==> flow/design.v <==
module comparator_latch #
(
  parameter n_to_response_time = -1038,
  parameter p_to_response_time = -1020,
  parameter const_response_time = 1285,
  parameter n_to_tau = -1248,
  parameter p_to_tau = 1037,
  parameter const_tau = 1042,
  parameter n_to_response_time_lh = -1752,
  parameter p_to_response_time_lh = -1006,
  parameter const_response_time_lh = 1185,
  parameter n_to_tau_lh = 1131,
  parameter p_to_tau_lh = -1115,
  parameter const_tau_lh = 1529
)
(
  input clk,
  input reset,
  input sys_clk,
  input [15-1:0] n,
  input [15-1:0] p,
  output [35-1:0] out
);
  reg [17-1:0] state_cycle_counter;
  reg [1-1:0] prev_sys_clk;
  reg [35-1:0] o;
  wire [32-1:0] wait_time;
  wire [51-1:0] tau;
  wire [36-1:0] dvdt;
  wire [32-1:0] wait_time_lh;
  wire [59-1:0] tau_lh;
  wire [37-1:0] dodt;
  reg [32-1:0] fsm;
  localparam fsm_init = 0;
  wire [35-1:0] padr_0;
  wire [23-1:0] padr_bits_1;
  assign padr_bits_1 = 0;
  wire [29-1:0] truncR_2;
  wire [29-1:0] padl_3;
  wire [28-1:0] padl_bits_4;
  wire [1-1:0] toSInt_5;
  assign toSInt_5 = 0;
  wire [28-1:0] toSInt_imm_6;
  wire [27-1:0] const_7;
  assign const_7 = 27'd55364812;
  assign toSInt_imm_6 = { toSInt_5, const_7 };
  assign padl_bits_4 = toSInt_imm_6;
  assign padl_3 = { { 1{ padl_bits_4[27] } }, padl_bits_4 };
  assign truncR_2 = padl_3;
  wire [12-1:0] truncR_shift_8;
  assign truncR_shift_8 = truncR_2 >>> 17;
  wire [12-1:0] truncR_imm_9;
  assign truncR_imm_9 = (truncR_2[28])? truncR_shift_8[11:0] : truncR_2[28:17];
  assign padr_0 = { truncR_imm_9, padr_bits_1 };
  wire [32-1:0] padl_10;
  wire [18-1:0] padl_bits_11;
  wire [32-1:0] truncR_12;
  wire [32-1:0] padl_13;
  wire [17-1:0] padl_bits_14;
  wire [96-1:0] truncR_15;
  wire [163-1:0] truncval_16;
  wire [163-1:0] padl_17;
  wire [85-1:0] padl_bits_18;
  wire [85-1:0] padl_19;
  wire [52-1:0] padl_bits_20;
  wire [98-1:0] truncR_21;
  wire [107-1:0] truncval_22;
  wire [107-1:0] padl_23;
  wire [53-1:0] padl_bits_24;
  wire [53-1:0] padr_25;
  wire [38-1:0] padr_bits_26;
  assign padr_bits_26 = 0;
  assign padr_25 = { n, padr_bits_26 };
  assign padl_bits_24 = padr_25;
  assign padl_23 = { { 54{ padl_bits_24[52] } }, padl_bits_24 };
  wire [107-1:0] padl_27;
  wire [53-1:0] padl_bits_28;
  wire [53-1:0] padl_29;
  wire [50-1:0] padl_bits_30;
  wire [50-1:0] param_31;
  assign param_31 = n_to_response_time;
  assign padl_bits_30 = param_31;
  assign padl_29 = { { 3{ padl_bits_30[49] } }, padl_bits_30 };
  assign padl_bits_28 = padl_29;
  assign padl_27 = { { 54{ padl_bits_28[52] } }, padl_bits_28 };
  assign truncval_22 = padl_23 * padl_27;
  wire [98-1:0] truncval_imm_32;
  assign truncval_imm_32 = { truncval_22[106], truncval_22[96:0] };
  assign truncR_21 = truncval_imm_32;
  wire [52-1:0] truncR_shift_33;
  assign truncR_shift_33 = truncR_21 >>> 46;
  wire [52-1:0] truncR_imm_34;
  assign truncR_imm_34 = (truncR_21[97])? truncR_shift_33[51:0] : truncR_21[97:46];
  wire [52-1:0] padr_35;
  wire [2-1:0] padr_bits_36;
  assign padr_bits_36 = 0;
  wire [94-1:0] truncR_37;
  wire [103-1:0] truncval_38;
  wire [103-1:0] padl_39;
  wire [51-1:0] padl_bits_40;
  wire [51-1:0] padr_41;
  wire [36-1:0] padr_bits_42;
  assign padr_bits_42 = 0;
  assign padr_41 = { p, padr_bits_42 };
  assign padl_bits_40 = padr_41;
  assign padl_39 = { { 52{ padl_bits_40[50] } }, padl_bits_40 };
  wire [103-1:0] padl_43;
  wire [51-1:0] padl_bits_44;
  wire [51-1:0] padl_45;
  wire [48-1:0] padl_bits_46;
  wire [48-1:0] param_47;
  assign param_47 = p_to_response_time;
  assign padl_bits_46 = param_47;
  assign padl_45 = { { 3{ padl_bits_46[47] } }, padl_bits_46 };
  assign padl_bits_44 = padl_45;
  assign padl_43 = { { 52{ padl_bits_44[50] } }, padl_bits_44 };
  assign truncval_38 = padl_39 * padl_43;
  wire [94-1:0] truncval_imm_48;
  assign truncval_imm_48 = { truncval_38[102], truncval_38[92:0] };
  assign truncR_37 = truncval_imm_48;
  wire [50-1:0] truncR_shift_49;
  assign truncR_shift_49 = truncR_37 >>> 44;
  wire [50-1:0] truncR_imm_50;
  assign truncR_imm_50 = (truncR_37[93])? truncR_shift_49[49:0] : truncR_37[93:44];
  assign padr_35 = { truncR_imm_50, padr_bits_36 };
  wire [52-1:0] padr_51;
  wire [8-1:0] padr_bits_52;
  assign padr_bits_52 = 0;
  wire [44-1:0] padl_53;
  wire [43-1:0] padl_bits_54;
  wire [1-1:0] toSInt_55;
  assign toSInt_55 = 0;
  wire [43-1:0] toSInt_imm_56;
  wire [42-1:0] param_57;
  assign param_57 = const_response_time;
  assign toSInt_imm_56 = { toSInt_55, param_57 };
  assign padl_bits_54 = toSInt_imm_56;
  assign padl_53 = { { 1{ padl_bits_54[42] } }, padl_bits_54 };
  assign padr_51 = { padl_53, padr_bits_52 };
  assign padl_bits_20 = truncR_imm_34 + padr_35 + padr_51;
  assign padl_19 = { { 33{ padl_bits_20[51] } }, padl_bits_20 };
  assign padl_bits_18 = padl_19;
  assign padl_17 = { { 78{ padl_bits_18[84] } }, padl_bits_18 };
  wire [163-1:0] padl_58;
  wire [85-1:0] padl_bits_59;
  wire [85-1:0] padr_60;
  wire [50-1:0] padr_bits_61;
  assign padr_bits_61 = 0;
  wire [1-1:0] toSInt_62;
  assign toSInt_62 = 0;
  wire [35-1:0] toSInt_imm_63;
  wire [34-1:0] const_64;
  assign const_64 = 34'd78125000;
  assign toSInt_imm_63 = { toSInt_62, const_64 };
  assign padr_60 = { toSInt_imm_63, padr_bits_61 };
  assign padl_bits_59 = padr_60;
  assign padl_58 = { { 78{ padl_bits_59[84] } }, padl_bits_59 };
  assign truncval_16 = padl_17 * padl_58;
  assign truncR_15 = truncval_16[95:0];
  assign padl_bits_14 = truncR_15[95:79];
  wire [15-1:0] padl_bits_zero_65;
  assign padl_bits_zero_65 = 0;
  assign padl_13 = { padl_bits_zero_65, padl_bits_14 };
  assign truncR_12 = padl_13;
  assign padl_bits_11 = truncR_12[31:14];
  wire [14-1:0] padl_bits_zero_66;
  assign padl_bits_zero_66 = 0;
  assign padl_10 = { padl_bits_zero_66, padl_bits_11 };
  assign wait_time = padl_10;
  wire [35-1:0] padr_67;
  wire [23-1:0] padr_bits_68;
  assign padr_bits_68 = 0;
  wire [29-1:0] truncR_69;
  wire [29-1:0] padl_70;
  wire [28-1:0] padl_bits_71;
  wire [1-1:0] toSInt_72;
  assign toSInt_72 = 0;
  wire [28-1:0] toSInt_imm_73;
  wire [27-1:0] const_74;
  assign const_74 = 27'd55364812;
  assign toSInt_imm_73 = { toSInt_72, const_74 };
  assign padl_bits_71 = toSInt_imm_73;
  assign padl_70 = { { 1{ padl_bits_71[27] } }, padl_bits_71 };
  assign truncR_69 = padl_70;
  wire [12-1:0] truncR_shift_75;
  assign truncR_shift_75 = truncR_69 >>> 17;
  wire [12-1:0] truncR_imm_76;
  assign truncR_imm_76 = (truncR_69[28])? truncR_shift_75[11:0] : truncR_69[28:17];
  assign padr_67 = { truncR_imm_76, padr_bits_68 };
  wire [51-1:0] padr_77;
  wire [6-1:0] padr_bits_78;
  assign padr_bits_78 = 0;
  wire [46-1:0] truncval_79;
  wire [47-1:0] toUsInt_80;
  wire [47-1:0] padr_81;
  wire [1-1:0] padr_bits_82;
  assign padr_bits_82 = 0;
  wire [88-1:0] truncR_83;
  wire [97-1:0] truncval_84;
  wire [97-1:0] padl_85;
  wire [48-1:0] padl_bits_86;
  wire [48-1:0] padr_87;
  wire [33-1:0] padr_bits_88;
  assign padr_bits_88 = 0;
  assign padr_87 = { n, padr_bits_88 };
  assign padl_bits_86 = padr_87;
  assign padl_85 = { { 49{ padl_bits_86[47] } }, padl_bits_86 };
  wire [97-1:0] padl_89;
  wire [48-1:0] padl_bits_90;
  wire [48-1:0] padl_91;
  wire [45-1:0] padl_bits_92;
  wire [45-1:0] param_93;
  assign param_93 = n_to_tau;
  assign padl_bits_92 = param_93;
  assign padl_91 = { { 3{ padl_bits_92[44] } }, padl_bits_92 };
  assign padl_bits_90 = padl_91;
  assign padl_89 = { { 49{ padl_bits_90[47] } }, padl_bits_90 };
  assign truncval_84 = padl_85 * padl_89;
  wire [88-1:0] truncval_imm_94;
  assign truncval_imm_94 = { truncval_84[96], truncval_84[86:0] };
  assign truncR_83 = truncval_imm_94;
  wire [46-1:0] truncR_shift_95;
  assign truncR_shift_95 = truncR_83 >>> 42;
  wire [46-1:0] truncR_imm_96;
  assign truncR_imm_96 = (truncR_83[87])? truncR_shift_95[45:0] : truncR_83[87:42];
  assign padr_81 = { truncR_imm_96, padr_bits_82 };
  wire [88-1:0] truncR_97;
  wire [97-1:0] truncval_98;
  wire [97-1:0] padl_99;
  wire [48-1:0] padl_bits_100;
  wire [48-1:0] padr_101;
  wire [33-1:0] padr_bits_102;
  assign padr_bits_102 = 0;
  assign padr_101 = { p, padr_bits_102 };
  assign padl_bits_100 = padr_101;
  assign padl_99 = { { 49{ padl_bits_100[47] } }, padl_bits_100 };
  wire [97-1:0] padl_103;
  wire [48-1:0] padl_bits_104;
  wire [48-1:0] padl_105;
  wire [44-1:0] padl_bits_106;
  wire [1-1:0] toSInt_107;
  assign toSInt_107 = 0;
  wire [44-1:0] toSInt_imm_108;
  wire [43-1:0] param_109;
  assign param_109 = p_to_tau;
  assign toSInt_imm_108 = { toSInt_107, param_109 };
  assign padl_bits_106 = toSInt_imm_108;
  assign padl_105 = { { 4{ padl_bits_106[43] } }, padl_bits_106 };
  assign padl_bits_104 = padl_105;
  assign padl_103 = { { 49{ padl_bits_104[47] } }, padl_bits_104 };
  assign truncval_98 = padl_99 * padl_103;
  wire [88-1:0] truncval_imm_110;
  assign truncval_imm_110 = { truncval_98[96], truncval_98[86:0] };
  assign truncR_97 = truncval_imm_110;
  wire [47-1:0] truncR_shift_111;
  assign truncR_shift_111 = truncR_97 >>> 41;
  wire [47-1:0] truncR_imm_112;
  assign truncR_imm_112 = (truncR_97[87])? truncR_shift_111[46:0] : truncR_97[87:41];
  wire [47-1:0] padr_113;
  wire [4-1:0] padr_bits_114;
  assign padr_bits_114 = 0;
  wire [43-1:0] padl_115;
  wire [42-1:0] padl_bits_116;
  wire [1-1:0] toSInt_117;
  assign toSInt_117 = 0;
  wire [42-1:0] toSInt_imm_118;
  wire [41-1:0] param_119;
  assign param_119 = const_tau;
  assign toSInt_imm_118 = { toSInt_117, param_119 };
  assign padl_bits_116 = toSInt_imm_118;
  assign padl_115 = { { 1{ padl_bits_116[41] } }, padl_bits_116 };
  assign padr_113 = { padl_115, padr_bits_114 };
  assign toUsInt_80 = padr_81 + truncR_imm_112 + padr_113;
  assign truncval_79 = toUsInt_80[43:0];
  assign padr_77 = { truncval_79[44:0], padr_bits_78 };
  assign tau = padr_77;
  wire [36-1:0] padl_120;
  wire [13-1:0] padl_bits_121;
  wire [36-1:0] truncR_122;
  wire [60-1:0] truncR_123;
  wire [93-1:0] truncval_124;
  wire [93-1:0] padl_125;
  wire [46-1:0] padl_bits_126;
  wire [46-1:0] padl_127;
  wire [16-1:0] padl_bits_128;
  wire [16-1:0] neg_imm_129;
  wire [16-1:0] padr_130;
  wire [5-1:0] padr_bits_131;
  assign padr_bits_131 = 0;
  wire [12-1:0] truncval_132;
  wire [35-1:0] truncR_133;
  assign truncR_133 = o;
  wire [12-1:0] truncR_shift_134;
  assign truncR_shift_134 = truncR_133 >>> 23;
  wire [12-1:0] truncR_imm_135;
  assign truncR_imm_135 = (truncR_133[34])? truncR_shift_134[11:0] : truncR_133[34:23];
  assign truncval_132 = truncR_imm_135;
  wire [11-1:0] truncval_imm_136;
  assign truncval_imm_136 = { truncval_132[11], truncval_132[9:0] };
  assign padr_130 = { truncval_imm_136, padr_bits_131 };
  assign neg_imm_129 = -padr_130;
  assign padl_bits_128 = neg_imm_129;
  assign padl_127 = { { 30{ padl_bits_128[15] } }, padl_bits_128 };
  assign padl_bits_126 = padl_127;
  assign padl_125 = { { 47{ padl_bits_126[45] } }, padl_bits_126 };
  wire [93-1:0] padl_137;
  wire [46-1:0] padl_bits_138;
  wire [46-1:0] padr_139;
  wire [12-1:0] padr_bits_140;
  assign padr_bits_140 = 0;
  wire [1-1:0] toSInt_141;
  assign toSInt_141 = 0;
  wire [34-1:0] toSInt_imm_142;
  wire [51-1:0] truncval_143;
  assign truncval_143 = 52'd2251799813685248 / tau;
  assign toSInt_imm_142 = { toSInt_141, truncval_143[32:0] };
  assign padr_139 = { toSInt_imm_142, padr_bits_140 };
  assign padl_bits_138 = padr_139;
  assign padl_137 = { { 47{ padl_bits_138[45] } }, padl_bits_138 };
  assign truncval_124 = padl_125 * padl_137;
  wire [60-1:0] truncval_imm_144;
  assign truncval_imm_144 = { truncval_124[92], truncval_124[58:0] };
  assign truncR_123 = truncval_imm_144;
  wire [36-1:0] truncR_shift_145;
  assign truncR_shift_145 = truncR_123 >>> 24;
  wire [36-1:0] truncR_imm_146;
  assign truncR_imm_146 = (truncR_123[59])? truncR_shift_145[35:0] : truncR_123[59:24];
  assign truncR_122 = truncR_imm_146;
  wire [13-1:0] truncR_shift_147;
  assign truncR_shift_147 = truncR_122 >>> 23;
  wire [13-1:0] truncR_imm_148;
  assign truncR_imm_148 = (truncR_122[35])? truncR_shift_147[12:0] : truncR_122[35:23];
  assign padl_bits_121 = truncR_imm_148;
  assign padl_120 = { { 23{ padl_bits_121[12] } }, padl_bits_121 };
  assign dvdt = padl_120;
  wire [35-1:0] padr_149;
  wire [23-1:0] padr_bits_150;
  assign padr_bits_150 = 0;
  wire [19-1:0] truncR_151;
  wire [19-1:0] padl_152;
  wire [16-1:0] padl_bits_153;
  wire [31-1:0] truncR_154;
  wire [102-1:0] truncval_155;
  wire [102-1:0] padl_156;
  wire [62-1:0] padl_bits_157;
  wire [62-1:0] padl_158;
  wire [28-1:0] padl_bits_159;
  wire [28-1:0] const_160;
  assign const_160 = 28'd0;
  assign padl_bits_159 = const_160;
  assign padl_158 = { { 34{ padl_bits_159[27] } }, padl_bits_159 };
  assign padl_bits_157 = padl_158;
  assign padl_156 = { { 40{ padl_bits_157[61] } }, padl_bits_157 };
  wire [102-1:0] padl_161;
  wire [62-1:0] padl_bits_162;
  wire [62-1:0] padr_163;
  wire [26-1:0] padr_bits_164;
  assign padr_bits_164 = 0;
  assign padr_163 = { dvdt, padr_bits_164 };
  assign padl_bits_162 = padr_163;
  assign padl_161 = { { 40{ padl_bits_162[61] } }, padl_bits_162 };
  assign truncval_155 = 0;
  wire [31-1:0] truncval_imm_165;
  assign truncval_imm_165 = { truncval_155[101], truncval_155[29:0] };
  assign truncR_154 = truncval_imm_165;
  wire [16-1:0] truncR_shift_166;
  assign truncR_shift_166 = truncR_154 >>> 15;
  wire [16-1:0] truncR_imm_167;
  assign truncR_imm_167 = (truncR_154[30])? truncR_shift_166[15:0] : truncR_154[30:15];
  assign padl_bits_153 = truncR_imm_167;
  assign padl_152 = { { 3{ padl_bits_153[15] } }, padl_bits_153 };
  assign truncR_151 = padl_152;
  wire [12-1:0] truncR_shift_168;
  assign truncR_shift_168 = truncR_151 >>> 7;
  wire [12-1:0] truncR_imm_169;
  assign truncR_imm_169 = (truncR_151[18])? truncR_shift_168[11:0] : truncR_151[18:7];
  assign padr_149 = { truncR_imm_169, padr_bits_150 };
  wire [32-1:0] padl_170;
  wire [2-1:0] padl_bits_171;
  wire [13-1:0] truncR_172;
  wire [16-1:0] truncR_173;
  wire [93-1:0] truncR_174;
  wire [161-1:0] truncval_175;
  wire [161-1:0] padl_176;
  wire [84-1:0] padl_bits_177;
  wire [84-1:0] padl_178;
  wire [51-1:0] padl_bits_179;
  wire [98-1:0] truncR_180;
  wire [107-1:0] truncval_181;
  wire [107-1:0] padl_182;
  wire [53-1:0] padl_bits_183;
  wire [53-1:0] padr_184;
  wire [41-1:0] padr_bits_185;
  assign padr_bits_185 = 0;
  wire [15-1:0] truncR_186;
  assign truncR_186 = n;
  wire [12-1:0] truncR_shift_187;
  assign truncR_shift_187 = truncR_186 >>> 3;
  wire [12-1:0] truncR_imm_188;
  assign truncR_imm_188 = (truncR_186[14])? truncR_shift_187[11:0] : truncR_186[14:3];
  assign padr_184 = { truncR_imm_188, padr_bits_185 };
  assign padl_bits_183 = padr_184;
  assign padl_182 = { { 54{ padl_bits_183[52] } }, padl_bits_183 };
  wire [107-1:0] padl_189;
  wire [53-1:0] padl_bits_190;
  wire [53-1:0] padl_191;
  wire [50-1:0] padl_bits_192;
  wire [50-1:0] param_193;
  assign param_193 = n_to_response_time_lh;
  assign padl_bits_192 = param_193;
  assign padl_191 = { { 3{ padl_bits_192[49] } }, padl_bits_192 };
  assign padl_bits_190 = padl_191;
  assign padl_189 = { { 54{ padl_bits_190[52] } }, padl_bits_190 };
  assign truncval_181 = padl_182 * padl_189;
  wire [98-1:0] truncval_imm_194;
  assign truncval_imm_194 = { truncval_181[106], truncval_181[96:0] };
  assign truncR_180 = truncval_imm_194;
  wire [51-1:0] truncR_shift_195;
  assign truncR_shift_195 = truncR_180 >>> 47;
  wire [51-1:0] truncR_imm_196;
  assign truncR_imm_196 = (truncR_180[97])? truncR_shift_195[50:0] : truncR_180[97:47];
  wire [51-1:0] padr_197;
  wire [1-1:0] padr_bits_198;
  assign padr_bits_198 = 0;
  wire [94-1:0] truncR_199;
  wire [103-1:0] truncval_200;
  wire [103-1:0] padl_201;
  wire [51-1:0] padl_bits_202;
  wire [51-1:0] padr_203;
  wire [39-1:0] padr_bits_204;
  assign padr_bits_204 = 0;
  assign padr_203 = { p, padr_bits_204 };
  assign padl_bits_202 = padr_203;
  assign padl_201 = { { 52{ padl_bits_202[50] } }, padl_bits_202 };
  wire [103-1:0] padl_205;
  wire [51-1:0] padl_bits_206;
  wire [51-1:0] padl_207;
  wire [48-1:0] padl_bits_208;
  wire [48-1:0] param_209;
  assign param_209 = p_to_response_time_lh;
  assign padl_bits_208 = param_209;
  assign padl_207 = { { 3{ padl_bits_208[47] } }, padl_bits_208 };
  assign padl_bits_206 = padl_207;
  assign padl_205 = { { 52{ padl_bits_206[50] } }, padl_bits_206 };
  assign truncval_200 = padl_201 * padl_205;
  wire [94-1:0] truncval_imm_210;
  assign truncval_imm_210 = { truncval_200[102], truncval_200[92:0] };
  assign truncR_199 = truncval_imm_210;
  wire [50-1:0] truncR_shift_211;
  assign truncR_shift_211 = truncR_199 >>> 44;
  wire [50-1:0] truncR_imm_212;
  assign truncR_imm_212 = (truncR_199[93])? truncR_shift_211[49:0] : truncR_199[93:44];
  assign padr_197 = { truncR_imm_212, padr_bits_198 };
  wire [51-1:0] padr_213;
  wire [6-1:0] padr_bits_214;
  assign padr_bits_214 = 0;
  wire [45-1:0] padl_215;
  wire [44-1:0] padl_bits_216;
  wire [1-1:0] toSInt_217;
  assign toSInt_217 = 0;
  wire [44-1:0] toSInt_imm_218;
  wire [43-1:0] param_219;
  assign param_219 = const_response_time_lh;
  assign toSInt_imm_218 = { toSInt_217, param_219 };
  assign padl_bits_216 = toSInt_imm_218;
  assign padl_215 = { { 1{ padl_bits_216[43] } }, padl_bits_216 };
  assign padr_213 = { padl_215, padr_bits_214 };
  assign padl_bits_179 = truncR_imm_196 + padr_197 + padr_213;
  assign padl_178 = { { 33{ padl_bits_179[50] } }, padl_bits_179 };
  assign padl_bits_177 = padl_178;
  assign padl_176 = { { 77{ padl_bits_177[83] } }, padl_bits_177 };
  wire [161-1:0] padl_220;
  wire [84-1:0] padl_bits_221;
  wire [84-1:0] padr_222;
  wire [49-1:0] padr_bits_223;
  assign padr_bits_223 = 0;
  wire [1-1:0] toSInt_224;
  assign toSInt_224 = 0;
  wire [35-1:0] toSInt_imm_225;
  wire [34-1:0] const_226;
  assign const_226 = 34'd78125000;
  assign toSInt_imm_225 = { toSInt_224, const_226 };
  assign padr_222 = { toSInt_imm_225, padr_bits_223 };
  assign padl_bits_221 = padr_222;
  assign padl_220 = { { 77{ padl_bits_221[83] } }, padl_bits_221 };
  assign truncval_175 = padl_176 * padl_220;
  assign truncR_174 = truncval_175[92:0];
  assign truncR_173 = truncR_174[92:77];
  assign truncR_172 = truncR_173[15:3];
  assign padl_bits_171 = truncR_172[12:11];
  wire [30-1:0] padl_bits_zero_227;
  assign padl_bits_zero_227 = 0;
  assign padl_170 = { padl_bits_zero_227, padl_bits_171 };
  assign wait_time_lh = padl_170;
  wire [35-1:0] padr_228;
  wire [26-1:0] padr_bits_229;
  assign padr_bits_229 = 0;
  wire [31-1:0] truncR_230;
  wire [31-1:0] padl_231;
  wire [27-1:0] padl_bits_232;
  wire [1-1:0] toSInt_233;
  assign toSInt_233 = 0;
  wire [27-1:0] toSInt_imm_234;
  wire [26-1:0] const_235;
  assign const_235 = 26'd67108;
  assign toSInt_imm_234 = { toSInt_233, const_235 };
  assign padl_bits_232 = toSInt_imm_234;
  assign padl_231 = { { 4{ padl_bits_232[26] } }, padl_bits_232 };
  assign truncR_230 = padl_231;
  wire [9-1:0] truncR_shift_236;
  assign truncR_shift_236 = truncR_230 >>> 22;
  wire [9-1:0] truncR_imm_237;
  assign truncR_imm_237 = (truncR_230[30])? truncR_shift_236[8:0] : truncR_230[30:22];
  assign padr_228 = { truncR_imm_237, padr_bits_229 };
  wire [59-1:0] padr_238;
  wire [10-1:0] padr_bits_239;
  assign padr_bits_239 = 0;
  wire [50-1:0] truncval_240;
  wire [51-1:0] toUsInt_241;
  wire [51-1:0] padr_242;
  wire [3-1:0] padr_bits_243;
  assign padr_bits_243 = 0;
  wire [90-1:0] truncR_244;
  wire [99-1:0] truncval_245;
  wire [99-1:0] padl_246;
  wire [49-1:0] padl_bits_247;
  wire [49-1:0] padr_248;
  wire [37-1:0] padr_bits_249;
  assign padr_bits_249 = 0;
  wire [15-1:0] truncR_250;
  assign truncR_250 = n;
  wire [12-1:0] truncR_shift_251;
  assign truncR_shift_251 = truncR_250 >>> 3;
  wire [12-1:0] truncR_imm_252;
  assign truncR_imm_252 = (truncR_250[14])? truncR_shift_251[11:0] : truncR_250[14:3];
  assign padr_248 = { truncR_imm_252, padr_bits_249 };
  assign padl_bits_247 = padr_248;
  assign padl_246 = { { 50{ padl_bits_247[48] } }, padl_bits_247 };
  wire [99-1:0] padl_253;
  wire [49-1:0] padl_bits_254;
  wire [49-1:0] padl_255;
  wire [45-1:0] padl_bits_256;
  wire [1-1:0] toSInt_257;
  assign toSInt_257 = 0;
  wire [45-1:0] toSInt_imm_258;
  wire [44-1:0] param_259;
  assign param_259 = n_to_tau_lh;
  assign toSInt_imm_258 = { toSInt_257, param_259 };
  assign padl_bits_256 = toSInt_imm_258;
  assign padl_255 = { { 4{ padl_bits_256[44] } }, padl_bits_256 };
  assign padl_bits_254 = padl_255;
  assign padl_253 = { { 50{ padl_bits_254[48] } }, padl_bits_254 };
  assign truncval_245 = padl_246 * padl_253;
  wire [90-1:0] truncval_imm_260;
  assign truncval_imm_260 = { truncval_245[98], truncval_245[88:0] };
  assign truncR_244 = truncval_imm_260;
  wire [48-1:0] truncR_shift_261;
  assign truncR_shift_261 = truncR_244 >>> 42;
  wire [48-1:0] truncR_imm_262;
  assign truncR_imm_262 = (truncR_244[89])? truncR_shift_261[47:0] : truncR_244[89:42];
  assign padr_242 = { truncR_imm_262, padr_bits_243 };
  wire [96-1:0] truncR_263;
  wire [105-1:0] truncval_264;
  wire [105-1:0] padl_265;
  wire [52-1:0] padl_bits_266;
  wire [52-1:0] padr_267;
  wire [40-1:0] padr_bits_268;
  assign padr_bits_268 = 0;
  assign padr_267 = { p, padr_bits_268 };
  assign padl_bits_266 = padr_267;
  assign padl_265 = { { 53{ padl_bits_266[51] } }, padl_bits_266 };
  wire [105-1:0] padl_269;
  wire [52-1:0] padl_bits_270;
  wire [52-1:0] padl_271;
  wire [49-1:0] padl_bits_272;
  wire [49-1:0] param_273;
  assign param_273 = p_to_tau_lh;
  assign padl_bits_272 = param_273;
  assign padl_271 = { { 3{ padl_bits_272[48] } }, padl_bits_272 };
  assign padl_bits_270 = padl_271;
  assign padl_269 = { { 53{ padl_bits_270[51] } }, padl_bits_270 };
  assign truncval_264 = padl_265 * padl_269;
  wire [96-1:0] truncval_imm_274;
  assign truncval_imm_274 = { truncval_264[104], truncval_264[94:0] };
  assign truncR_263 = truncval_imm_274;
  wire [51-1:0] truncR_shift_275;
  assign truncR_shift_275 = truncR_263 >>> 45;
  wire [51-1:0] truncR_imm_276;
  assign truncR_imm_276 = (truncR_263[95])? truncR_shift_275[50:0] : truncR_263[95:45];
  wire [51-1:0] padr_277;
  wire [6-1:0] padr_bits_278;
  assign padr_bits_278 = 0;
  wire [45-1:0] padl_279;
  wire [44-1:0] padl_bits_280;
  wire [1-1:0] toSInt_281;
  assign toSInt_281 = 0;
  wire [44-1:0] toSInt_imm_282;
  wire [43-1:0] param_283;
  assign param_283 = const_tau_lh;
  assign toSInt_imm_282 = { toSInt_281, param_283 };
  assign padl_bits_280 = toSInt_imm_282;
  assign padl_279 = { { 1{ padl_bits_280[43] } }, padl_bits_280 };
  assign padr_277 = { padl_279, padr_bits_278 };
  assign toUsInt_241 = padr_242 + truncR_imm_276 + padr_277;
  assign truncval_240 = toUsInt_241[47:0];
  assign padr_238 = { truncval_240[48:0], padr_bits_239 };
  assign tau_lh = padr_238;
  wire [37-1:0] padl_284;
  wire [13-1:0] padl_bits_285;
  wire [37-1:0] truncR_286;
  wire [38-1:0] truncval_287;
  wire [98-1:0] truncR_288;
  wire [129-1:0] truncval_289;
  wire [129-1:0] padl_290;
  wire [64-1:0] padl_bits_291;
  wire [64-1:0] padl_292;
  wire [35-1:0] padl_bits_293;
  wire [35-1:0] padr_294;
  wire [6-1:0] padr_bits_295;
  assign padr_bits_295 = 0;
  wire [29-1:0] padl_296;
  wire [28-1:0] padl_bits_297;
  wire [1-1:0] toSInt_298;
  assign toSInt_298 = 0;
  wire [28-1:0] toSInt_imm_299;
  wire [27-1:0] const_300;
  assign const_300 = 27'd55364812;
  assign toSInt_imm_299 = { toSInt_298, const_300 };
  assign padl_bits_297 = toSInt_imm_299;
  assign padl_296 = { { 1{ padl_bits_297[27] } }, padl_bits_297 };
  assign padr_294 = { padl_296, padr_bits_295 };
  assign padl_bits_293 = padr_294 - o;
  assign padl_292 = { { 29{ padl_bits_293[34] } }, padl_bits_293 };
  assign padl_bits_291 = padl_292;
  assign padl_290 = { { 65{ padl_bits_291[63] } }, padl_bits_291 };
  wire [129-1:0] padl_301;
  wire [64-1:0] padl_bits_302;
  wire [64-1:0] padr_303;
  wire [30-1:0] padr_bits_304;
  assign padr_bits_304 = 0;
  wire [1-1:0] toSInt_305;
  assign toSInt_305 = 0;
  wire [34-1:0] toSInt_imm_306;
  wire [59-1:0] truncval_307;
  assign truncval_307 = 60'd576460752303423488 / tau_lh;
  assign toSInt_imm_306 = { toSInt_305, truncval_307[32:0] };
  assign padr_303 = { toSInt_imm_306, padr_bits_304 };
  assign padl_bits_302 = padr_303;
  assign padl_301 = { { 65{ padl_bits_302[63] } }, padl_bits_302 };
  assign truncval_289 = padl_290 * padl_301;
  wire [98-1:0] truncval_imm_308;
  assign truncval_imm_308 = { truncval_289[128], truncval_289[96:0] };
  assign truncR_288 = truncval_imm_308;
  wire [38-1:0] truncR_shift_309;
  assign truncR_shift_309 = truncR_288 >>> 60;
  wire [38-1:0] truncR_imm_310;
  assign truncR_imm_310 = (truncR_288[97])? truncR_shift_309[37:0] : truncR_288[97:60];
  assign truncval_287 = truncR_imm_310;
  wire [37-1:0] truncval_imm_311;
  assign truncval_imm_311 = { truncval_287[37], truncval_287[35:0] };
  assign truncR_286 = truncval_imm_311;
  wire [13-1:0] truncR_shift_312;
  assign truncR_shift_312 = truncR_286 >>> 24;
  wire [13-1:0] truncR_imm_313;
  assign truncR_imm_313 = (truncR_286[36])? truncR_shift_312[12:0] : truncR_286[36:24];
  assign padl_bits_285 = truncR_imm_313;
  assign padl_284 = { { 24{ padl_bits_285[12] } }, padl_bits_285 };
  assign dodt = padl_284;
  wire [35-1:0] padr_314;
  wire [17-1:0] padr_bits_315;
  assign padr_bits_315 = 0;
  wire [18-1:0] padl_316;
  wire [17-1:0] padl_bits_317;
  wire [32-1:0] truncR_318;
  wire [103-1:0] truncval_319;
  wire [103-1:0] padl_320;
  wire [63-1:0] padl_bits_321;
  wire [63-1:0] padl_322;
  wire [28-1:0] padl_bits_323;
  wire [28-1:0] const_324;
  assign const_324 = 28'd0;
  assign padl_bits_323 = const_324;
  assign padl_322 = { { 35{ padl_bits_323[27] } }, padl_bits_323 };
  assign padl_bits_321 = padl_322;
  assign padl_320 = { { 40{ padl_bits_321[62] } }, padl_bits_321 };
  wire [103-1:0] padl_325;
  wire [63-1:0] padl_bits_326;
  wire [63-1:0] padr_327;
  wire [26-1:0] padr_bits_328;
  assign padr_bits_328 = 0;
  assign padr_327 = { dodt, padr_bits_328 };
  assign padl_bits_326 = padr_327;
  assign padl_325 = { { 40{ padl_bits_326[62] } }, padl_bits_326 };
  assign truncval_319 = 0;
  wire [32-1:0] truncval_imm_329;
  assign truncval_imm_329 = { truncval_319[102], truncval_319[30:0] };
  assign truncR_318 = truncval_imm_329;
  wire [17-1:0] truncR_shift_330;
  assign truncR_shift_330 = truncR_318 >>> 15;
  wire [17-1:0] truncR_imm_331;
  assign truncR_imm_331 = (truncR_318[31])? truncR_shift_330[16:0] : truncR_318[31:15];
  assign padl_bits_317 = truncR_imm_331;
  assign padl_316 = { { 1{ padl_bits_317[16] } }, padl_bits_317 };
  assign padr_314 = { padl_316, padr_bits_315 };
  assign out = (fsm == 0)? o : o;
  always @(posedge clk) begin
    prev_sys_clk <= sys_clk;
  end
  localparam fsm_1 = 1;
  localparam fsm_2 = 2;
  localparam fsm_3 = 3;
  localparam fsm_4 = 4;
  always @(posedge clk) begin
    if(reset) begin
      fsm <= fsm_init;
      o <= 35'd3543348019;
      state_cycle_counter <= 0;
    end else begin
      case(fsm)
        fsm_init: begin
          if(reset) begin
            o <= 35'd3543348019;
          end else begin
            o <= padr_0;
          end
          if(~prev_sys_clk & sys_clk & ((n > p) & (n <= 15'd16384))) begin
            fsm <= fsm_1;
          end 
        end
        fsm_1: begin
          if(reset) begin
            o <= 35'd3543348019;
          end else begin
            o <= padr_67;
          end
          if(state_cycle_counter > wait_time) begin
            state_cycle_counter <= 0;
          end else begin
            state_cycle_counter <= state_cycle_counter + 1;
          end
          if(state_cycle_counter > wait_time) begin
            fsm <= fsm_2;
          end 
        end
        fsm_2: begin
          if(reset) begin
            o <= 35'd3543348019;
          end else begin
            o <= o + padr_149;
          end
          if(prev_sys_clk & ~sys_clk) begin
            fsm <= fsm_3;
          end 
        end
        fsm_3: begin
          if(reset) begin
            o <= 35'd3543348019;
          end else begin
            o <= padr_228;
          end
          if(state_cycle_counter > wait_time_lh) begin
            state_cycle_counter <= 0;
          end else begin
            state_cycle_counter <= state_cycle_counter + 1;
          end
          if(state_cycle_counter > wait_time_lh) begin
            fsm <= fsm_4;
          end 
        end
        fsm_4: begin
          if(reset) begin
            o <= 35'd3543348019;
          end else begin
            o <= o + padr_314;
          end
          if((o > 35'd3532610600) & (o <= 35'd17179869184)) begin
            fsm <= fsm_init;
          end 
        end
      endcase
    end
  end
endmodule
## From RTL to reports: comparator_latch

Each step is given for the RTL above and for the edited RTL.
"unedited" refers to lines of the RTL above, "edited" to lines of the edited file.
"change": "edited" minus "unedited" as printed here. "relative change": 100 x difference / "unedited".
A cell with n/a has no value.

| set-up | value |
|---|---|
| top | comparator_latch |
| clock input | clk |
| standard-cell library | sky130hd |
| corner | tt_025C_1v80 |

## Diff

Unified diff, file above to edited file.
The edited RTL no longer does the same as the RTL above: the edit was made by script, with no optimisation intended.

```diff
@@ -84,5 +84,5 @@
   assign padl_bits_28 = padl_29;
   assign padl_27 = { { 54{ padl_bits_28[52] } }, padl_bits_28 };
-  assign truncval_22 = padl_23 * padl_27;
+  assign truncval_22 = padl_23 + padl_27;
   wire [98-1:0] truncval_imm_32;
   assign truncval_imm_32 = { truncval_22[106], truncval_22[96:0] };
```

## Word-level counts

Counts by Yosys on the flattened word-level netlist (proc, flatten, opt, wreduce; memories kept). Register bits leave out memories and registers merged into their read ports (data or address). Print and check cells are left out. Cells with the same type and inputs are merged into one.

Bit counts:

| what | unedited | edited | change | relative change (%) |
|---|---|---|---|---|
| bits in writable memories | 0 | 0 | 0 | n/a |
| bits in latches | 0 | 0 | 0 | n/a |
| memories kept | 0 | 0 | 0 | n/a |
| clocked read ports x word width | 0 | 0 | 0 | n/a |
| register bits | 85 | 85 | 0 | 0.00 |
| output and inout port bits | 35 | 35 | 0 | 0.00 |
| memory bits (read-only) | 0 | 0 | 0 | n/a |

Operators by class:

| what | unedited | edited | change | relative change (%) |
|---|---|---|---|---|
| $add $sub $neg | 5 | 6 | +1 | +20.00 |
| eq/ne operators | 9 | 9 | 0 | 0.00 |
| div/mod/pow operators | 0 | 0 | 0 | n/a |
| shift-type cells | 0 | 0 | 0 | n/a |
| multipliers | 6 | 5 | -1 | -16.67 |
| mux-type cells | 10 | 10 | 0 | 0.00 |
| reductions and logical operators | 8 | 8 | 0 | 0.00 |
| magnitude comparators | 6 | 6 | 0 | 0.00 |
| bitwise operators | 8 | 8 | 0 | 0.00 |

Operator list:

| operator | unedited | edited | change | relative change (%) |
|---|---|---|---|---|
| multiplier 69 x 106 -> 68 bit with constant B | 1 | 0 | -1 | -100.00 |
| adder 53 x 12 -> 54 bit with constant B | 0 | 1 | +1 | n/a |

Operator kinds equal on both sides are left out: 35.

## Logic depth

Longest topological path by Yosys (ltp), each cell counted once; first at word level (registers and memories cut), then after technology mapping (sequential cells cut; the memories' decode and read muxes count).

Depth:

| what | unedited | edited | change | relative change (%) |
|---|---|---|---|---|
| word-level depth | 7 | 7 | 0 | 0.00 |
| ABC_AREA | 0 | 0 | n/a | n/a |
| depth in mapped cells | 78 | 76 | -2 | -2.56 |
| depth with buffers taken out | 77 | 75 | -2 | -2.60 |

## After synthesis

Source: synth_stat.txt of the flow (Yosys; design flattened, memories mapped). It holds for the ABC_AREA given above (unset counts as 0); a run with the other value may have another netlist.

Synthesis totals:

| what | unedited | edited | change | relative change (%) |
|---|---|---|---|---|
| flip-flops | 25 | 25 | 0 | 0.00 |
| buffer cells | 53 | 49 | -4 | -7.55 |
| mapped area (mm^2) | 0.0541432 | 0.0464546 | -0.0076886 | -14.20 |
| sequential part of the area (mm^2) | 0.0005005 | 0.0005005 | 0.0000000 | 0.00 |
| mapped cells | 5,719 | 4,882 | -837 | -14.64 |

Cell types:

| cell type | unedited | edited | change | relative change (%) |
|---|---|---|---|---|
| sky130_fd_sc_hd__inv_1 | 1,842 | 1,533 | -309 | -16.78 |
| sky130_fd_sc_hd__ha_1 | 1,372 | 1,197 | -175 | -12.76 |
| sky130_fd_sc_hd__fa_1 | 981 | 838 | -143 | -14.58 |
| sky130_fd_sc_hd__xnor2_1 | 215 | 170 | -45 | -20.93 |
| sky130_fd_sc_hd__a21o_1 | 145 | 109 | -36 | -24.83 |
| sky130_fd_sc_hd__nor2_1 | 135 | 107 | -28 | -20.74 |
| sky130_fd_sc_hd__a21oi_1 | 195 | 173 | -22 | -11.28 |
| sky130_fd_sc_hd__xor2_1 | 93 | 71 | -22 | -23.66 |
| sky130_fd_sc_hd__o21a_1 | 46 | 28 | -18 | -39.13 |
| sky130_fd_sc_hd__and2_1 | 7 | 22 | +15 | +214.29 |
| sky130_fd_sc_hd__nand4_1 | 33 | 19 | -14 | -42.42 |
| sky130_fd_sc_hd__nand3_1 | 50 | 37 | -13 | -26.00 |
| sky130_fd_sc_hd__o21ai_0 | 86 | 97 | +11 | +12.79 |
| sky130_fd_sc_hd__nor4_1 | 12 | 4 | -8 | -66.67 |
| sky130_fd_sc_hd__nor2b_1 | 34 | 40 | +6 | +17.65 |
| sky130_fd_sc_hd__o31ai_1 | 8 | 2 | -6 | -75.00 |
| sky130_fd_sc_hd__o21ai_2 | 6 | 0 | -6 | -100.00 |
| sky130_fd_sc_hd__or2_2 | 11 | 6 | -5 | -45.45 |

Cell types equal on both sides are left out: 17.
The list need not be complete.

## Worst setup path after synthesis

Path of least setup slack by OpenSTA after synthesis, without wires, with an ideal clock, recovery checks aside; 20% of the period is set as input and as output delay. Where synthesis merged equal registers, the netlist keeps one of their names.

Timing after synthesis:

| what | unedited | edited | change | relative change (%) |
|---|---|---|---|---|
| kind | input-to-reg | input-to-reg | n/a | n/a |
| from | input n[3] | input p[2] | n/a | n/a |
| to | register state_cycle_counter[10] | register state_cycle_counter[2] | n/a | n/a |
| buffers on the path | 1 | 1 | 0 | 0.00 |
| arrival (ps) | 22,487 | 22,022 | -465 | -2.07 |
| slack (ps) | 3,385 | 3,907 | +522 | n/a |
| required time (ps) | 25,872 | 25,930 | +58 | +0.22 |
| time at the first pin (ps) | 5,200 | 5,200 | 0 | 0.00 |
| path delay (ps) | 17,415 | 16,892 | -523 | -3.00 |
| setup time (ps) | 128 | 70 | -58 | n/a |
| stages on the path | 75 | 70 | -5 | -6.67 |
| period (ps) | 26,000 | 26,000 | 0 | 0.00 |
| synthesis period reached (ps) | 22,615 | 22,093 | -522 | -2.31 |

"path delay" = arrival - input delay + setup time.
"stages on the path": output pins that drive a net of the path, with the launching flip-flop's if there is one; two outputs of one cell count as two.
"synthesis period reached" is the clock period less the worst setup slack; recovery checks do not enter. This is arithmetic on one report: input and output delays are still those of the set period (20% each).
The rows between start and end are the longest chain of elaborated cells between them; the timing report does not say that the signal goes this way. Where chains are equally long, one stands for them.
Each line given opens the expression or statement behind the cell; cells for indexed reads and writes are added by Yosys, which also makes memories of some case tables.
A register here has more assigning lines than the two given.

| between the ends, after synthesis, unedited | value |
|---|---|
| path through | sky130_fd_sc_hd__inv_1 > sky130_fd_sc_hd__fa_1 > sky130_fd_sc_hd__fa_1 > sky130_fd_sc_hd__inv_1 > sky130_fd_sc_hd__fa_1 > sky130_fd_sc_hd__fa_1 > sky130_fd_sc_hd__inv_1 > sky130_fd_sc_hd__fa_1 > sky130_fd_sc_hd__inv_1 > sky130_fd_sc_hd__ha_1 > sky130_fd_sc_hd__ha_1 > sky130_fd_sc_hd__fa_1 > sky130_fd_sc_hd__inv_1 > sky130_fd_sc_hd__fa_1 > sky130_fd_sc_hd__inv_1 > sky130_fd_sc_hd__ha_1 > sky130_fd_sc_hd__or3_1 > sky130_fd_sc_hd__or4_4 > [39 not listed] > sky130_fd_sc_hd__a21oi_1 > sky130_fd_sc_hd__nand2_1 > sky130_fd_sc_hd__o21ai_0 > sky130_fd_sc_hd__a31oi_1 > sky130_fd_sc_hd__xnor2_1 > sky130_fd_sc_hd__xnor2_1 > sky130_fd_sc_hd__xnor3_1 > sky130_fd_sc_hd__xnor2_1 > sky130_fd_sc_hd__xnor2_1 > sky130_fd_sc_hd__xnor3_1 > sky130_fd_sc_hd__ha_1 > sky130_fd_sc_hd__o21ai_0 > sky130_fd_sc_hd__nand2b_1 > sky130_fd_sc_hd__a21oi_1 > sky130_fd_sc_hd__nand2b_1 > sky130_fd_sc_hd__o21ai_1 > sky130_fd_sc_hd__clkbuf_1 > sky130_fd_sc_hd__nor2_1 |
| length of the longest elaborated chain | 7 |

Ends and longest elaborated chain, after synthesis, unedited:

| what | RTL line | source |
|---|---|---|
| from (decl) | 20 | `input [15-1:0] n,` |
| multiplier 66 x 104 -> 63 bit | 414 | `assign truncval_181 = padl_182 * padl_189;` |
| adder 51 bit | 468 | `assign padl_bits_179 = truncR_imm_196 + padr_197 + padr_213;` |
| adder 51 x 17 -> 51 bit | 468 |  |
| multiplier 161 x 24 -> 41 bit | 486 | `assign truncval_175 = padl_176 * padl_220;` |
| greater-than comparator 17 x 2 -> 1 bit | 761 | `if(state_cycle_counter > wait_time_lh) begin` |
| two-way mux 17 bit | 761 |  |
| case mux 17 bit (select 2 bit) | 719 | `case(fsm)` |
| to (assign) | 739 | `state_cycle_counter <= state_cycle_counter + 1;` |
| to (assign) | 764 | `state_cycle_counter <= state_cycle_counter + 1;` |
| to (decl) | 24 | `reg [17-1:0] state_cycle_counter;` |

| between the ends, after synthesis, edited | value |
|---|---|
| path through | sky130_fd_sc_hd__fa_1 > sky130_fd_sc_hd__inv_1 > sky130_fd_sc_hd__fa_1 > sky130_fd_sc_hd__inv_1 > sky130_fd_sc_hd__fa_1 > sky130_fd_sc_hd__clkbuf_1 > sky130_fd_sc_hd__xnor2_1 > sky130_fd_sc_hd__ha_1 > sky130_fd_sc_hd__fa_1 > sky130_fd_sc_hd__inv_1 > sky130_fd_sc_hd__fa_1 > sky130_fd_sc_hd__fa_1 > sky130_fd_sc_hd__inv_1 > sky130_fd_sc_hd__ha_1 > sky130_fd_sc_hd__fa_1 > sky130_fd_sc_hd__inv_1 > sky130_fd_sc_hd__fa_1 > sky130_fd_sc_hd__inv_1 > [34 not listed] > sky130_fd_sc_hd__a21oi_1 > sky130_fd_sc_hd__o21ai_0 > sky130_fd_sc_hd__a22o_2 > sky130_fd_sc_hd__a311o_1 > sky130_fd_sc_hd__xnor3_1 > sky130_fd_sc_hd__xor2_1 > sky130_fd_sc_hd__xnor2_1 > sky130_fd_sc_hd__xnor2_1 > sky130_fd_sc_hd__xnor3_1 > sky130_fd_sc_hd__ha_1 > sky130_fd_sc_hd__a21oi_1 > sky130_fd_sc_hd__a31oi_1 > sky130_fd_sc_hd__nor2_1 > sky130_fd_sc_hd__nand2_1 > sky130_fd_sc_hd__o21ai_1 > sky130_fd_sc_hd__nor2b_1 > sky130_fd_sc_hd__o21ai_0 > sky130_fd_sc_hd__a21oi_1 |
| length of the longest elaborated chain | 7 |

Ends and longest elaborated chain, after synthesis, edited:

| what | RTL line | source |
|---|---|---|
| from (decl) | 21 | `input [15-1:0] p,` |
| multiplier 64 x 102 -> 63 bit | 445 | `assign truncval_200 = padl_201 * padl_205;` |
| adder 51 bit | 468 | `assign padl_bits_179 = truncR_imm_196 + padr_197 + padr_213;` |
| adder 51 x 17 -> 51 bit | 468 |  |
| multiplier 161 x 24 -> 41 bit | 486 | `assign truncval_175 = padl_176 * padl_220;` |
| greater-than comparator 17 x 2 -> 1 bit | 761 | `if(state_cycle_counter > wait_time_lh) begin` |
| two-way mux 17 bit | 761 |  |
| case mux 17 bit (select 2 bit) | 719 | `case(fsm)` |
| to (assign) | 739 | `state_cycle_counter <= state_cycle_counter + 1;` |
| to (assign) | 764 | `state_cycle_counter <= state_cycle_counter + 1;` |
| to (decl) | 24 | `reg [17-1:0] state_cycle_counter;` |

## Timing after layout

Path of least setup slack in the final report of each run of pair A (OpenROAD, finished layout, wires in). Where an end is a register, its clock arrival counts in the times.
The path's times are printed in steps of 10 ps; the period is the one set.

Timing post-layout:

| what | unedited | edited | change | relative change (%) |
|---|---|---|---|---|
| kind | input-to-reg | input-to-reg | n/a | n/a |
| from | input n[2] | input n[7] | n/a | n/a |
| to | register state_cycle_counter[6] | register state_cycle_counter[2] | n/a | n/a |
| arrival (ps) | 23,680 | 23,770 | +90 | +0.38 |
| required time (ps) | 24,950 | 24,980 | +30 | +0.12 |
| time at the first pin (ps) | 4,960 | 4,960 | 0 | 0.00 |
| period (ps) | 24,800 | 24,800 | 0 | 0.00 |
| slack (ps) | 1,270 | 1,210 | -60 | n/a |
| buffers on the path | 2 | 1 | -1 | -50.00 |
| stages on the path | 76 | 67 | -9 | -11.84 |
| setup time (ps) | 110 | 70 | -40 | n/a |

The rows between start and end are the longest chain of elaborated cells between them; the timing report does not say that the signal goes this way. Where chains are equally long, one stands for them.
A register here has more assigning lines than the two given.

| between the ends, post-layout, unedited | value |
|---|---|
| path through | sky130_fd_sc_hd__clkdlybuf4s50_1 > sky130_fd_sc_hd__inv_1 > sky130_fd_sc_hd__fa_1 > sky130_fd_sc_hd__fa_1 > sky130_fd_sc_hd__inv_1 > sky130_fd_sc_hd__fa_1 > sky130_fd_sc_hd__fa_1 > sky130_fd_sc_hd__inv_1 > sky130_fd_sc_hd__fa_1 > sky130_fd_sc_hd__inv_1 > sky130_fd_sc_hd__ha_1 > sky130_fd_sc_hd__ha_1 > sky130_fd_sc_hd__fa_1 > sky130_fd_sc_hd__inv_1 > sky130_fd_sc_hd__fa_1 > sky130_fd_sc_hd__inv_1 > sky130_fd_sc_hd__ha_1 > sky130_fd_sc_hd__or3_1 > [40 not listed] > sky130_fd_sc_hd__a21oi_1 > sky130_fd_sc_hd__nand2_1 > sky130_fd_sc_hd__o21ai_0 > sky130_fd_sc_hd__a31oi_1 > sky130_fd_sc_hd__xnor2_1 > sky130_fd_sc_hd__xnor2_1 > sky130_fd_sc_hd__xnor3_1 > sky130_fd_sc_hd__xnor2_1 > sky130_fd_sc_hd__xnor2_1 > sky130_fd_sc_hd__xnor3_1 > sky130_fd_sc_hd__ha_1 > sky130_fd_sc_hd__o21ai_0 > sky130_fd_sc_hd__nand2b_1 > sky130_fd_sc_hd__a21oi_1 > sky130_fd_sc_hd__nand2b_1 > sky130_fd_sc_hd__o21ai_4 > sky130_fd_sc_hd__buf_12 > sky130_fd_sc_hd__nor2_1 |
| length of the longest elaborated chain | 7 |

Ends and longest elaborated chain, post-layout, unedited:

| what | RTL line | source |
|---|---|---|
| from (decl) | 20 | `input [15-1:0] n,` |
| multiplier 69 x 106 -> 68 bit | 86 | `assign truncval_22 = padl_23 * padl_27;` |
| adder 52 bit | 140 | `assign padl_bits_20 = truncR_imm_34 + padr_35 + padr_51;` |
| adder 52 x 19 -> 52 bit | 140 |  |
| multiplier 163 x 24 -> 43 bit | 158 | `assign truncval_16 = padl_17 * padl_58;` |
| greater-than comparator 17 x 3 -> 1 bit | 736 | `if(state_cycle_counter > wait_time) begin` |
| two-way mux 17 bit | 736 |  |
| case mux 17 bit (select 2 bit) | 719 | `case(fsm)` |
| to (assign) | 739 | `state_cycle_counter <= state_cycle_counter + 1;` |
| to (assign) | 764 | `state_cycle_counter <= state_cycle_counter + 1;` |
| to (decl) | 24 | `reg [17-1:0] state_cycle_counter;` |

| between the ends, post-layout, edited | value |
|---|---|
| path through | sky130_fd_sc_hd__clkdlybuf4s50_1 > sky130_fd_sc_hd__fa_1 > sky130_fd_sc_hd__fa_1 > sky130_fd_sc_hd__fa_1 > sky130_fd_sc_hd__inv_1 > sky130_fd_sc_hd__fa_1 > sky130_fd_sc_hd__fa_1 > sky130_fd_sc_hd__fa_1 > sky130_fd_sc_hd__inv_1 > sky130_fd_sc_hd__ha_1 > sky130_fd_sc_hd__ha_1 > sky130_fd_sc_hd__inv_1 > sky130_fd_sc_hd__fa_1 > sky130_fd_sc_hd__inv_1 > sky130_fd_sc_hd__ha_1 > sky130_fd_sc_hd__a21o_1 > sky130_fd_sc_hd__a221o_1 > sky130_fd_sc_hd__a21oi_1 > [31 not listed] > sky130_fd_sc_hd__xnor2_1 > sky130_fd_sc_hd__xnor2_1 > sky130_fd_sc_hd__xnor2_1 > sky130_fd_sc_hd__xnor2_1 > sky130_fd_sc_hd__xnor2_1 > sky130_fd_sc_hd__xnor3_1 > sky130_fd_sc_hd__xnor3_1 > sky130_fd_sc_hd__xnor3_1 > sky130_fd_sc_hd__xnor3_1 > sky130_fd_sc_hd__ha_1 > sky130_fd_sc_hd__nor2b_1 > sky130_fd_sc_hd__o21ai_0 > sky130_fd_sc_hd__nand2b_1 > sky130_fd_sc_hd__or3_1 > sky130_fd_sc_hd__o21ai_1 > sky130_fd_sc_hd__nor2b_1 > sky130_fd_sc_hd__o21ai_0 > sky130_fd_sc_hd__a21oi_1 |
| length of the longest elaborated chain | 7 |

Ends and longest elaborated chain, post-layout, edited:

| what | RTL line | source |
|---|---|---|
| from (decl) | 20 | `input [15-1:0] n,` |
| multiplier 66 x 104 -> 63 bit | 414 | `assign truncval_181 = padl_182 * padl_189;` |
| adder 51 bit | 468 | `assign padl_bits_179 = truncR_imm_196 + padr_197 + padr_213;` |
| adder 51 x 17 -> 51 bit | 468 |  |
| multiplier 161 x 24 -> 41 bit | 486 | `assign truncval_175 = padl_176 * padl_220;` |
| greater-than comparator 17 x 2 -> 1 bit | 761 | `if(state_cycle_counter > wait_time_lh) begin` |
| two-way mux 17 bit | 761 |  |
| case mux 17 bit (select 2 bit) | 719 | `case(fsm)` |
| to (assign) | 739 | `state_cycle_counter <= state_cycle_counter + 1;` |
| to (assign) | 764 | `state_cycle_counter <= state_cycle_counter + 1;` |
| to (decl) | 24 | `reg [17-1:0] state_cycle_counter;` |

## Flow runs

Both versions went through the flow (Yosys, OpenROAD) with the same settings in each pair. Constraints: input delay and output delay 20% of the set period each, output load 0.01 pF.

| settings, pair A | value |
|---|---|
| period_ns | 24.8 |
| CAP_MARGIN | 20 |
| CORE_MARGIN | 2 |
| CORE_UTILIZATION | 40 |
| SLEW_MARGIN | 20 |

Final reports, pair A:

| what | unedited | edited | change | relative change (%) |
|---|---|---|---|---|
| utilization (%) | 42.8 | 42.5 | -0.3 | n/a |
| clock period reached (ps) | 23,528 | 23,588 | +60 | +0.26 |
| worst-case hold slack (ps) | 483 | 464 | -19 | n/a |
| area inside the die boundary (mm^2) | 0.138317 | 0.118877 | -0.019440 | -14.05 |
| total negative slack (ps) | 0 | 0 | 0 | n/a |
| standard-cell area of the final layout (mm^2) | 0.0573663 | 0.0491909 | -0.0081754 | -14.25 |
| setup slack of the worst path (ps) | 1,272 | 1,212 | -60 | n/a |
| chip area in the Yosys report (mm^2) | 0.0541432 | 0.0464546 | -0.0076886 | -14.20 |

| settings, pair B | value |
|---|---|
| ABC_AREA | 0 |
| CORE_MARGIN | 7 |
| CORE_UTILIZATION | 47 |
| MAX_ROUTING_LAYER | met5 |
| PLACE_DENSITY_LB_ADDON | 0.17 |
| SETUP_SLACK_MARGIN | -2.0 |
| SLEW_MARGIN | 25 |
| TNS_END_PERCENT | 45 |
| period_ns | 30.0 |
| CAP_MARGIN | 20 |

Final reports, pair B:

| what | unedited | edited | change | relative change (%) |
|---|---|---|---|---|
| utilization (%) | 49.7 | 49.8 | +0.1 | n/a |
| clock period reached (ps) | 25,533 | 24,686 | -847 | -3.32 |
| worst-case hold slack (ps) | 485 | 459 | -26 | n/a |
| area inside the die boundary (mm^2) | 0.124899 | 0.107837 | -0.017062 | -13.66 |
| total negative slack (ps) | 0 | 0 | 0 | n/a |
| standard-cell area of the final layout (mm^2) | 0.0568007 | 0.0488544 | -0.0079463 | -13.99 |
| setup slack of the worst path (ps) | 4,467 | 5,314 | +847 | n/a |
| chip area in the Yosys report (mm^2) | 0.0541432 | 0.0464546 | -0.0076886 | -14.20 |

"clock period reached" means the clock period less the worst setup slack. The figure is calculated, with input and output delays left at 20% of the set period.
